==> flow/design.v <==
`timescale  1ns/1ps
module mac_manual #(
    parameter DATA_WIDTH = 16
)(
    input clk, ce, rst,
    input [DATA_WIDTH-1:0] a, b, 
    input [DATA_WIDTH-1:0] tmp,
    output reg [DATA_WIDTH-1:0] data_out
); 
    always @(posedge clk) begin
        if(rst) begin
            data_out <= 0;
        end
        else begin
            data_out <= (a * b) + tmp;
        end
    end
endmodule
`timescale 1ns/1ps
module shift_register #(
    parameter DATA_WIDTH = 16,
    parameter size = 3
)(
    input clk, ce, rst,
    input [DATA_WIDTH-1:0] data_in,
    output [DATA_WIDTH-1:0] data_out
);
    reg [DATA_WIDTH-1:0] tmp[size-1:0];
    generate
        genvar l;
        for (l = 0; l < size; l = l + 1) begin
            always @(posedge clk) begin
                if (rst) begin
                    tmp[l] <= 'd0;
                end
                else if (ce) begin
                    if (l == 'd0) begin
                        tmp[l] <= data_in;  
                    end
                    else begin
                        tmp[l] <= tmp[l-1];
                    end
                end
            end
        end
    assign data_out = tmp[size-1];
    endgenerate
endmodule
`timescale 1ns/1ps
module convolver #(
    parameter DATA_WIDTH = 8,
    parameter INPUT_SIZE = 28,
    parameter KERNEL_SIZE = 3,
    parameter STRIDE = 1
) (
    input clk, ce, global_rst, 
    input [DATA_WIDTH-1:0] myInput,
    input [(KERNEL_SIZE*KERNEL_SIZE)*DATA_WIDTH-1:0] weight,
    input [DATA_WIDTH-1:0] bias,
    output [DATA_WIDTH-1:0] conv_op,
    output reg valid_conv, end_conv
);
    wire [DATA_WIDTH-1:0] weight_tmp [KERNEL_SIZE*KERNEL_SIZE-1:0];
    wire [DATA_WIDTH-1:0] tmp [KERNEL_SIZE*KERNEL_SIZE+1:0];
    generate 
        genvar j;
        for (j = 0; j < KERNEL_SIZE*KERNEL_SIZE; j = j + 1) begin
            assign weight_tmp[j][DATA_WIDTH-1:0] = weight[j*DATA_WIDTH +: DATA_WIDTH];
        end
    endgenerate
    assign tmp[0] = {DATA_WIDTH{1'b0}};
    generate 
        genvar i;
        for (i = 0; i < KERNEL_SIZE*KERNEL_SIZE; i = i + 1) begin: MAC
            if ((i + 1) % KERNEL_SIZE == 0) begin
                if (i == KERNEL_SIZE*KERNEL_SIZE-1) begin
                    mac_manual #(.DATA_WIDTH(DATA_WIDTH)) mac (
                        .clk(clk),
                        .ce(ce),
                        .rst(global_rst),
                        .a(myInput),
                        .b(weight_tmp[i]),
                        .tmp(tmp[i]),
                        .data_out(tmp[i+1])
                    );
                assign conv_op = tmp[i+1] + bias;
                end else begin
                    wire [DATA_WIDTH-1:0] tmp2;
                    mac_manual #(.DATA_WIDTH(DATA_WIDTH)) mac (
                        .clk(clk),
                        .ce(ce),
                        .rst(global_rst),
                        .a(myInput),
                        .b(weight_tmp[i]),
                        .tmp(tmp[i]),
                        .data_out(tmp2)
                    );
                    shift_register #(.DATA_WIDTH(DATA_WIDTH), .size(INPUT_SIZE-KERNEL_SIZE)) sr (
                        .clk(clk),
                        .ce(ce),
                        .rst(global_rst),
                        .data_in(tmp2),
                        .data_out(tmp[i+1])
                    );
                end
            end else begin
                mac_manual #(.DATA_WIDTH(DATA_WIDTH)) mac (
                    .clk(clk),
                    .ce(ce),
                    .rst(global_rst),
                    .a(myInput),
                    .b(weight_tmp[i]),
                    .tmp(tmp[i]),
                    .data_out(tmp[i+1])
                );
            end
        end
    endgenerate
    reg [$clog2(INPUT_SIZE):0] row_counter;
    reg [$clog2(INPUT_SIZE):0] col_counter;
    reg [$clog2(INPUT_SIZE*INPUT_SIZE):0] cycle_counter;
    always @(posedge clk) begin
        if (global_rst) begin
            row_counter <= 0;
            col_counter <= 0;
            cycle_counter <= 0;
        end else if (ce) begin
            if (col_counter + STRIDE >= INPUT_SIZE) begin
                col_counter <= 0;
                if (row_counter + STRIDE >= INPUT_SIZE) begin
                    row_counter <= 0;
                end else begin
                    row_counter <= row_counter + STRIDE;
                end
            end else begin
                col_counter <= col_counter + STRIDE;
            end
            cycle_counter <= cycle_counter + 1;
        end
    end
    always @(posedge clk) begin
        if (global_rst) begin
            valid_conv <= 0;
        end else if (ce) begin
            if ((row_counter >= KERNEL_SIZE-1 && row_counter < INPUT_SIZE && 
                 (row_counter - (KERNEL_SIZE-1)) % STRIDE == 0) &&
                (col_counter >= KERNEL_SIZE-1 && col_counter < INPUT_SIZE && 
                 (col_counter - (KERNEL_SIZE-1)) % STRIDE == 0)) begin
                valid_conv <= 1;
            end else begin
                valid_conv <= 0;
            end
        end
    end
    always @(posedge clk) begin
        if (global_rst) begin
            end_conv <= 0;
        end else if (ce && cycle_counter >= INPUT_SIZE*INPUT_SIZE) begin
            end_conv <= 1;
        end else begin
            end_conv <= 0;
        end
    end
endmodule
`timescale 1ns/1ps
module relu_activation #(
    parameter DATA_WIDTH = 16
)(
    input [DATA_WIDTH-1:0] data_in,
    output [DATA_WIDTH-1:0] data_out
);
    assign data_out = (data_in[DATA_WIDTH-1] == 1) ? 0 : data_in;
endmodule
`timescale 1ns / 1ps
module comparator2 #(
    parameter DATA_WIDTH = 16,
    parameter POOL_TYPE = 1
    )(
    input ce,
    input [DATA_WIDTH-1:0] in1,
    input [DATA_WIDTH-1:0] in2,
    output [DATA_WIDTH-1:0] comp_op
    ); 
    reg [DATA_WIDTH-1:0] temp;
    assign comp_op = ce ? temp : 'd0;
    always@(*)
    begin
        if(POOL_TYPE == 0)
        begin
            temp = in1 + in2;        
        end
        else begin
            temp = (in1 > in2) ? in1 : in2;
        end
    end
endmodule
`timescale 1ns / 1ps
module max_reg #(parameter DATA_WIDTH = 16) (
    input clk,
    input ce,
    input [DATA_WIDTH-1:0] data_in,
    input rst_m,
    input master_rst,
    output reg [DATA_WIDTH-1:0] reg_op
    );
    always@(posedge clk) 
    begin
    	if(master_rst)
    		reg_op <= 0;
    	else 
        begin
            if(ce) 
            begin
		   	  if(rst_m) begin
		    	 reg_op <=0;
		      end
		      else begin
		    	 reg_op <= data_in;
			 end
		    end
		end
	end
endmodule
`timescale 1ns / 1ps
module input_mux #(
    parameter DATA_WIDTH = 8
)(
    input [DATA_WIDTH-1:0] in1,
    input [DATA_WIDTH-1:0] in2,
    input [1:0] sel,
    output [DATA_WIDTH-1:0] op
    );
    assign op = (sel == 2'b01) ? in1 : ((sel == 2'b00) ? in2: 0);
endmodule
`timescale 1ns / 1ps
module control_logic2 #(
    parameter INPUT_SIZE = 9'h004,    
    parameter POOL_SIZE = 9'h002     
)(
    input clk,             
    input master_rst,       
    input ce,            
    output reg [1:0] sel, 
    output reg rst_m,     
    output reg op_en,      
    output reg load_sr,    
    output reg global_rst,  
    output reg end_op       
);
    integer row_count;
    integer col_count;
    integer count;
    integer nbgh_row_count;
    always @(posedge clk) begin
        if (master_rst) begin
            sel <= 2'b00;
            load_sr <= 0;
            rst_m <= 0;
            op_en <= 0;
            global_rst <= 1;
            end_op <= 0;
        end else begin
            if (((col_count + 1) % POOL_SIZE != 0) && (row_count == POOL_SIZE - 1) && 
                (col_count == POOL_SIZE * count + (POOL_SIZE - 2)) && ce) begin
                op_en <= 1;
            end else begin
                op_en <= 0;
            end
            if (ce) begin
                if ((nbgh_row_count == INPUT_SIZE / POOL_SIZE) && (count == INPUT_SIZE / POOL_SIZE - 1) &&
                    ((col_count + 1) % POOL_SIZE != 0) && (row_count == POOL_SIZE - 1) &&
                    (col_count == POOL_SIZE * count + (POOL_SIZE - 2))) begin
                    end_op <= 1;
                end
                if (((col_count + 1) % POOL_SIZE != 0) && (col_count == INPUT_SIZE - 2) && 
                    (row_count == POOL_SIZE - 1)) begin
                    global_rst <= 1;
                end else begin
                    global_rst <= 0;
                end
                if ((((col_count + 1) % POOL_SIZE == 0) && (count != INPUT_SIZE / POOL_SIZE - 1) && 
                    (row_count != POOL_SIZE - 1)) || ((col_count == INPUT_SIZE - 1) && 
                    (row_count == POOL_SIZE - 1))) begin
                    rst_m <= 1;
                end else begin
                    rst_m <= 0;
                end
                if (((col_count + 1) % POOL_SIZE != 0) && (col_count == INPUT_SIZE - 2) && 
                    (row_count == POOL_SIZE - 1)) begin
                    sel <= 2'b10;
                end else if ((((col_count) % POOL_SIZE == 0) && (count == INPUT_SIZE / POOL_SIZE - 1) && 
                            (row_count != POOL_SIZE - 1)) || 
                           (((col_count) % POOL_SIZE == 0) && (count != INPUT_SIZE / POOL_SIZE - 1) && 
                            (row_count == POOL_SIZE - 1))) begin
                    sel <= 2'b01;
                end else begin
                    sel <= 2'b00;
                end
                if ((((col_count + 1) % POOL_SIZE == 0) && (count == INPUT_SIZE / POOL_SIZE - 1)) || 
                    (((col_count + 1) % POOL_SIZE == 0) && (count != INPUT_SIZE / POOL_SIZE - 1))) begin
                    load_sr <= 1;
                end else begin
                    load_sr <= 0;
                end
            end
        end
    end
    always @(posedge clk) begin
        if (master_rst) begin
            row_count <= 0;
            col_count <= 32'hffffffff;
            count <= 32'hffffffff;
            nbgh_row_count <= 0;
        end else if (ce) begin
            if (global_rst) begin
                row_count <= 0;
                col_count <= 0;
                count <= 0;
                nbgh_row_count <= nbgh_row_count + 1;
            end else begin
                if (((col_count + 1) % POOL_SIZE == 0) && (count == INPUT_SIZE / POOL_SIZE - 1) && 
                    (row_count != POOL_SIZE - 1)) begin
                    col_count <= 0;
                    row_count <= row_count + 1;
                    count <= 0;
                end else begin
                    col_count <= col_count + 1;
                    if (((col_count + 1) % POOL_SIZE == 0) && (count != INPUT_SIZE / POOL_SIZE - 1)) begin
                        count <= count + 1;
                    end
                end
            end
        end
    end
endmodule
`timescale 1ns / 1ps
module pooler #(
    parameter INPUT_SIZE = 9'h004,               
    parameter POOL_SIZE = 9'h002,                
    parameter DATA_WIDTH = 16,                   
    parameter POOL_TYPE = 1                      
)(
    input clk,                                   
    input ce,                                    
    input master_rst,                            
    input [DATA_WIDTH-1:0] data_in,             
    output [DATA_WIDTH-1:0] data_out,           
    output valid_op,                             
    output end_op                                
);
    wire rst_m;                               
    wire load_sr;                              
    wire global_rst;                            
    wire [1:0] sel;                            
    wire [DATA_WIDTH-1:0] comp_op;              
    wire [DATA_WIDTH-1:0] sr_op;                
    wire [DATA_WIDTH-1:0] max_reg_op;            
    wire [DATA_WIDTH-1:0] div_op;               
    wire [DATA_WIDTH-1:0] mux_out;             
    control_logic2 #(.INPUT_SIZE(INPUT_SIZE), .POOL_SIZE(POOL_SIZE)) control_logic_inst (
        .clk(clk),
        .master_rst(master_rst),
        .ce(ce),
        .sel(sel),
        .rst_m(rst_m),
        .op_en(valid_op),
        .load_sr(load_sr),
        .global_rst(global_rst),
        .end_op(end_op)
    );
    comparator2 #(
        .DATA_WIDTH(DATA_WIDTH),
        .POOL_TYPE(POOL_TYPE)
    ) comparator_inst (
        .ce(ce),
        .in1(data_in),
        .in2(mux_out),
        .comp_op(comp_op)
    );
    max_reg #(
        .DATA_WIDTH(DATA_WIDTH)
    ) max_reg_inst (
        .clk(clk),
        .ce(ce),
        .data_in(comp_op),
        .rst_m(rst_m),
        .master_rst(master_rst),
        .reg_op(max_reg_op)
    );
    shift_register #(
        .DATA_WIDTH(DATA_WIDTH),
        .size(INPUT_SIZE / POOL_SIZE)
    ) shift_register_inst (
        .clk(clk),
        .ce(load_sr),
        .rst(global_rst && master_rst),
        .data_in(comp_op),
        .data_out(sr_op)
    );
    input_mux #(
        .DATA_WIDTH(DATA_WIDTH)
    ) mux_inst (
        .in1(sr_op),           
        .in2(max_reg_op),     
        .sel(sel),             
        .op(mux_out)      
    );
    assign div_op = max_reg_op / (POOL_SIZE * POOL_SIZE);
    assign data_out = POOL_TYPE ? max_reg_op : div_op;
endmodule
`timescale 1ns/1ps
module layer #(
    parameter DATA_WIDTH = 8,                  
    parameter INPUT_SIZE = 28,                  
    parameter KERNEL_SIZE = 3,                
    parameter POOL_SIZE = 2,                    
    parameter STRIDE = 1,                          
    parameter ACTIVATION_TYPE = 1'b1,        
    parameter POOL_TYPE = 1'b1                     
)(
    input clk, global_rst, ce,
    input [DATA_WIDTH-1:0] myInput,
    input [KERNEL_SIZE*KERNEL_SIZE*DATA_WIDTH-1:0] weight,
    input [DATA_WIDTH-1:0] bias,
    output [DATA_WIDTH-1:0] data_out,
    output valid_op, 
    output end_op
);
    wire[DATA_WIDTH-1:0] conv_op;
    wire [DATA_WIDTH-1:0] act_op;
    wire valid_conv, end_conv;
    wire valid_pooling;
    assign valid_pooling = valid_conv && (!end_conv);
    convolver #(
        .DATA_WIDTH(DATA_WIDTH), 
        .INPUT_SIZE(INPUT_SIZE), 
        .KERNEL_SIZE(KERNEL_SIZE), 
        .STRIDE(STRIDE)
    ) conv(
        .clk(clk),
        .ce(ce),
        .global_rst(global_rst),
        .myInput(myInput),
        .weight(weight),
        .bias(bias),
        .conv_op(conv_op),
        .valid_conv(valid_conv),
        .end_conv(end_conv)
    );
    relu_activation #(.DATA_WIDTH(DATA_WIDTH)) relu_act(
        .data_in(conv_op),
        .data_out(act_op)
    );
    pooler #(
        .INPUT_SIZE(INPUT_SIZE-KERNEL_SIZE+1),
        .POOL_SIZE(POOL_SIZE), 
        .DATA_WIDTH(DATA_WIDTH), 
        .POOL_TYPE(POOL_TYPE)
    ) max_pooling(
        .clk(clk),
        .ce(valid_pooling),
        .master_rst(global_rst),
        .data_in(act_op),
        .data_out(data_out),
        .valid_op(valid_op),
        .end_op(end_op)
    );
endmodule
Step by step through the tools: layer. Tool output for the design above, in the order of the flow. Lines are those of the file above, counted from 1. Operators carry their Yosys type and port widths (W data, S select, Z words). Not given: -

Top: layer. Clock input: clk. Cell library: sky130hd. Corner: tt_025C_1v80.

Word-level counts. Yosys after proc, flatten, opt, wreduce and memory -nomap, before mapping. Print and check cells are not counted. Equal cells are merged and count once.

The entry for add/subtract/negate cells reads 16. Under $mul stands 9. Under order comparisons stands 8. The entry for equality and inequality tests reads 9. Under multiplexer cells stands 23. The figure for bitwise logic cells is 2. Reduce/logical cells: 39.

Operators with widths (count): $mul A8 B8 Y8 (9); $mux W32 (7); $add A32 B2 Y32 const B (4); $add A8 B8 Y8 (9); $eq A32 B5 Y1 const B (2); $eq A32 B6 Y1 const B (2); $logic_not A32 Y1 (2); $mux W8 (5); $eq A32 B2 Y1 const B (1); $ne A32 B2 Y1 const B (1); $eq A32 B32 Y1 (1); $ge A32 B5 Y1 const B (1); $ne A32 B5 Y1 const B (1); $reduce_bool A32 Y1 (1); $logic_and A1 B1 Y1 (24); $add A6 B1 Y7 const B (2); $ge A6 B2 Y1 const B (2); $lt A6 B5 Y1 const B (2); $mux W6 (2); $add A11 B1 Y11 const B (1); $ge A11 B10 Y1 const B (1); $reduce_and A2 Y1 (5); $gt A7 B8 Y1 (1); $ge A7 B5 Y1 const B (1); $mux W7 (1); $mux W1 (7); $logic_or A1 B1 Y1 (3); $reduce_bool A3 Y1 (1).

Other operator kinds: 6; their cells: 7.

The figure for register bits after elaboration is 744. Under input bits stands 91. The figure for output and inout port bits is 10. The figure for elaborated cells is 194.

Longest topological paths. Longest topological path by Yosys (ltp), each cell counted once; first at word level (registers and memories cut), then after technology mapping (sequential cells cut; the memories' decode and read muxes count).

For depth after elaboration the number is 7. The figure for ABC_AREA is 0. For mapped depth the number is 20. For gate-level depth less buffers the number is 17.

Mapped cells and area. Yosys stat after the flow's synthesis: flattened, memories mapped to cells. It holds for the ABC_AREA given above (unset counts as 0); a run with the other value may have another netlist.

Cell types: sky130_fd_sc_hd__dfxtp_1 (count 744, total area 1.49E+04 um^2); sky130_fd_sc_hd__mux2i_1 (count 502, total area 5.02E+03 um^2); sky130_fd_sc_hd__fa_1 (count 157, total area 3.14E+03 um^2); sky130_fd_sc_hd__nor2_1 (count 645, total area 2.42E+03 um^2); sky130_fd_sc_hd__ha_1 (count 180, total area 2252.16 um^2); sky130_fd_sc_hd__xnor2_1 (count 164, total area 1.44E+03 um^2); sky130_fd_sc_hd__inv_1 (count 342, total area 1.28E+03 um^2); sky130_fd_sc_hd__xor2_1 (count 130, total area 1.14E+03 um^2); sky130_fd_sc_hd__nand2_1 (count 285, total area 1.07E+03 um^2); sky130_fd_sc_hd__and2_1 (count 137, total area 857.072 um^2); sky130_fd_sc_hd__clkbuf_1 (count 153, total area 574.301 um^2); sky130_fd_sc_hd__o21ai_0 (count 89, total area 445.427 um^2); sky130_fd_sc_hd__a21oi_1 (count 69, total area 345.331 um^2); sky130_fd_sc_hd__nand4_1 (count 47, total area 294.032 um^2); sky130_fd_sc_hd__nor2b_1 (count 47, total area 294.032 um^2); sky130_fd_sc_hd__nor4_1 (count 44, total area 275.264 um^2); sky130_fd_sc_hd__nand3_1 (count 53, total area 265.254 um^2); sky130_fd_sc_hd__buf_1 (count 53, total area 198.941 um^2).

Not listed: further types 59, cells in them 245.

The figure for cell count is 4086. The figure for cell area after synthesis is 38172.9 um^2. Under area of sequential cells stands 14894.3 um^2. Under flip-flop cells stands 744. For buffers the number is 222.

By module: a second synthesis without flattening, with its own total; a netlist apart from the flattened one above.

The entry for cells (unflattened synthesis) reads 4076. The figure for area (unflattened synthesis) is 39395.3 um^2.

Each row is one instance without its submodules.

By module: shift_register (times used 2, cells 644, area 7191.9 um^2, sequential area 4003.8 um^2); mac_manual (DATA_WIDTH=8) (times used 9, cells 141, area 1275.0 um^2, sequential area 160.2 um^2); control_logic2 (times used 1, cells 893, area 7380.8 um^2, sequential area 2702.6 um^2); shift_register (times used 1, cells 336, area 3707.3 um^2, sequential area 2082.0 um^2); convolver (times used 1, cells 185, area 1574.0 um^2, sequential area 500.5 um^2); max_reg (DATA_WIDTH=8) (times used 1, cells 34, area 340.3 um^2, sequential area 160.2 um^2); comparator2 (times used 1, cells 42, area 334.1 um^2, sequential area 0.0 um^2); input_mux (DATA_WIDTH=8) (times used 1, cells 18, area 125.1 um^2, sequential area 0.0 um^2); relu_activation (DATA_WIDTH=8) (times used 1, cells 9, area 55.1 um^2, sequential area 0.0 um^2); layer (times used 1, cells 1, area 13.8 um^2, sequential area 0.0 um^2); pooler (times used 1, cells 1, area 6.3 um^2, sequential area 0.0 um^2).

Timing after synthesis. Path of least setup slack by OpenSTA after synthesis, without wires, with an ideal clock, recovery checks aside; 20% of the period is set as input and as output delay. Where synthesis merged equal registers, the netlist keeps one of their names.

Path kind: input to register. From: input myInput[3]. To: register conv.MAC[8].genblk1.genblk1.mac.data_out[7]. For clock period the number is 5.0 ns. The figure for input delay is 1.000 ns. The entry for library setup time reads 0.128 ns. Under launch time at the first pin stands 1.000 ns. For arrival the number is 4.862 ns. For required time the number is 4.872 ns. Under setup slack stands 0.011 ns. The entry for path delay reads 3.990 ns. The figure for stages is 17. The entry for buffers on the path reads 3. The entry for period reached after synthesis reads 4.989 ns.

"path delay" = arrival - input delay + setup time. "stages": output pins that drive a net of the path, with the launching flip-flop's if there is one; two outputs of one cell count as two. "period reached after synthesis" = period - worst setup slack (recovery checks aside). The figure is calculated, with input and output delays left at 20% of the set period. The rows between start and end are the longest chain of elaborated cells between them; the timing report does not say that the signal goes this way. Where chains are equally long, one stands for them. Each line given opens the expression or statement behind the cell; cells for indexed reads and writes are added by Yosys, which also makes memories of some case tables.

Cells stage by stage: sky130_fd_sc_hd__clkbuf_1 sky130_fd_sc_hd__clkbuf_1 sky130_fd_sc_hd__clkbuf_1 sky130_fd_sc_hd__nand2_1 sky130_fd_sc_hd__fa_1 sky130_fd_sc_hd__inv_1 sky130_fd_sc_hd__fa_1 sky130_fd_sc_hd__ha_1 sky130_fd_sc_hd__inv_1 sky130_fd_sc_hd__fa_1 sky130_fd_sc_hd__inv_1 sky130_fd_sc_hd__fa_1 sky130_fd_sc_hd__a21o_1 sky130_fd_sc_hd__a21oi_1 sky130_fd_sc_hd__xnor2_1 sky130_fd_sc_hd__xnor2_1 sky130_fd_sc_hd__nor2_1. Cells in the longest elaborated chain: 2. The figure for elaborated cells between the ends (all ways) is 2. The figure for RTL lines with such cells is 1. Classes of those cells: add/sub (1); mul (1).

RTL lines, path after synthesis: start: declaration (RTL line 422) `input [DATA_WIDTH-1:0] myInput,`; $mul A8 B8 Y8 (RTL line 15) `data_out <= (a * b) + tmp;`; $add A8 B8 Y8 (RTL line 15); end: assignment (RTL line 12) `data_out <= 0;`; end: assignment (RTL line 15); end: declaration (RTL line 8) `output reg [DATA_WIDTH-1:0] data_out`.

Worst path after layout. Path of least setup slack in the final report of run 1 (OpenROAD, finished layout, wires in). Where an end is a register, its clock arrival counts in the times.

Path kind: input to register. From: input myInput[4]. To: register conv.MAC[3].genblk1.mac.data_out[7]. For clock period the number is 4.49 ns. The figure for input delay is 0.90 ns. The entry for library setup time reads 0.14 ns. Under launch time at the first pin stands 0.90 ns. For arrival the number is 4.78 ns. For required time the number is 4.96 ns. Under setup slack stands 0.18 ns. The figure for stages is 17. The entry for buffers on the path reads 3.

The rows between start and end are the longest chain of elaborated cells between them; the timing report does not say that the signal goes this way. Where chains are equally long, one stands for them.

Cells stage by stage: sky130_fd_sc_hd__clkdlybuf4s50_1 sky130_fd_sc_hd__buf_12 sky130_fd_sc_hd__buf_12 sky130_fd_sc_hd__nand2_1 sky130_fd_sc_hd__fa_1 sky130_fd_sc_hd__fa_1 sky130_fd_sc_hd__inv_1 sky130_fd_sc_hd__ha_1 sky130_fd_sc_hd__inv_1 sky130_fd_sc_hd__fa_1 sky130_fd_sc_hd__inv_1 sky130_fd_sc_hd__fa_2 sky130_fd_sc_hd__a21o_1 sky130_fd_sc_hd__a21oi_1 sky130_fd_sc_hd__xnor2_1 sky130_fd_sc_hd__xnor2_1 sky130_fd_sc_hd__nor2_1. Cells in the longest elaborated chain: 2. The figure for elaborated cells between the ends (all ways) is 2. The figure for RTL lines with such cells is 1. Classes of those cells: add/sub (1); mul (1).

RTL lines, path after layout: start: declaration (RTL line 422) `input [DATA_WIDTH-1:0] myInput,`; $mul A8 B8 Y8 (RTL line 15) `data_out <= (a * b) + tmp;`; $add A8 B8 Y8 (RTL line 15); end: assignment (RTL line 12) `data_out <= 0;`; end: assignment (RTL line 15); end: declaration (RTL line 8) `output reg [DATA_WIDTH-1:0] data_out`.

Appendix: measured runs

Record of 2 stored runs of the RTL-to-layout flow on layer, platform sky130hd. The runs are unordered. Constraints: input delay and output delay 20% of the set period each, output load 0.01 pF. "period reached" = clock period - worst setup slack. The figure is calculated, with input and output delays left at 20% of the set period. By "allowed time less slack (worst setup path)" is meant the share of the clock period that the worst setup path is allowed (20% is reserved at inputs, 20% at outputs), minus its slack. Clock arrival times at its registers enter into it. "total power of the final layout" rests on the timing tool's default activity at the inputs, not on a simulated workload.

Files of run 1:
==> flow/run.sh <==
#!/bin/bash
# the make line also repeats the synthesis and layout settings of config.mk as NAME=value (left out here)
make -C /OpenROAD-flow-scripts/flow DESIGN_CONFIG=/design/flow/config.mk WORK_HOME=/design/flow/orfs CLKGATE_MAP_FILE= finish
==> flow/config.mk <==
export PLATFORM = sky130hd
export DESIGN_NAME = layer
export DESIGN_NICKNAME = layer
export VERILOG_FILES = /design/flow/design.v
export SDC_FILE = /design/flow/constraint.sdc
export NUM_CORES = 4
export LEC_CHECK = 0
export CAP_MARGIN = 20
export CORE_MARGIN = 2
export CORE_UTILIZATION = 61
export SLEW_MARGIN = 20
==> flow/constraint.sdc <==
create_clock -name core_clock -period 4.49 [get_ports {clk}]
set_input_delay 0.8980 -clock core_clock [delete_from_list [all_inputs] [get_ports {clk}]]
set_output_delay 0.8980 -clock core_clock [all_outputs]
set_load 0.01 [all_outputs]

Results of run 1. The total negative setup slack comes to 0.000 ns. The area inside the die boundary stands at 64,594.8 um^2. The Yosys chip area after synthesis stands at 38,172.9 um^2. For the allowed time less slack (worst setup path) the run shows 3.41 ns. Worst setup path type: input to register. The total power of the final layout comes to 18,590 uW. The measured lowest setup slack is 0.183 ns. For the utilization after routing the run shows 69.9 %. The period reached stands at 4.307 ns. The measured worst hold slack in the final report is 0.473 ns.

Files of run 2:
==> flow/run.sh <==
#!/bin/bash
# the make line also repeats the synthesis and layout settings of config.mk as NAME=value (left out here)
make -C /OpenROAD-flow-scripts/flow DESIGN_CONFIG=/design/flow/config.mk WORK_HOME=/design/flow/orfs CLKGATE_MAP_FILE= finish
==> flow/config.mk <==
export PLATFORM = sky130hd
export DESIGN_NAME = layer
export DESIGN_NICKNAME = layer
export VERILOG_FILES = /design/flow/design.v
export SDC_FILE = /design/flow/constraint.sdc
export NUM_CORES = 4
export LEC_CHECK = 0
export CAP_MARGIN = 20
export CELL_PAD_IN_SITES_DETAIL_PLACEMENT = 0
export CORE_MARGIN = 7
export CORE_UTILIZATION = 25
export CTS_CLUSTER_SIZE = 74
export PLACE_DENSITY_LB_ADDON = 0.14
export SETUP_SLACK_MARGIN = 0.85
export SLEW_MARGIN = 0
==> flow/constraint.sdc <==
create_clock -name core_clock -period 5.71 [get_ports {clk}]
set_input_delay 1.1420 -clock core_clock [delete_from_list [all_inputs] [get_ports {clk}]]
set_output_delay 1.1420 -clock core_clock [all_outputs]
set_load 0.01 [all_outputs]

Results of run 2. For the allowed time less slack (worst setup path) the run shows 3.43 ns. Worst setup path type: input to register. The area inside the die boundary stands at 163,827.0 um^2. The period reached stands at 4.572 ns. The measured worst hold slack in the final report is 0.467 ns. The Yosys chip area after synthesis stands at 38,172.9 um^2. The total negative setup slack comes to 0.000 ns. The total power of the final layout comes to 15,091 uW. For the utilization after routing the run shows 29.2 %. The measured lowest setup slack is 1.138 ns.
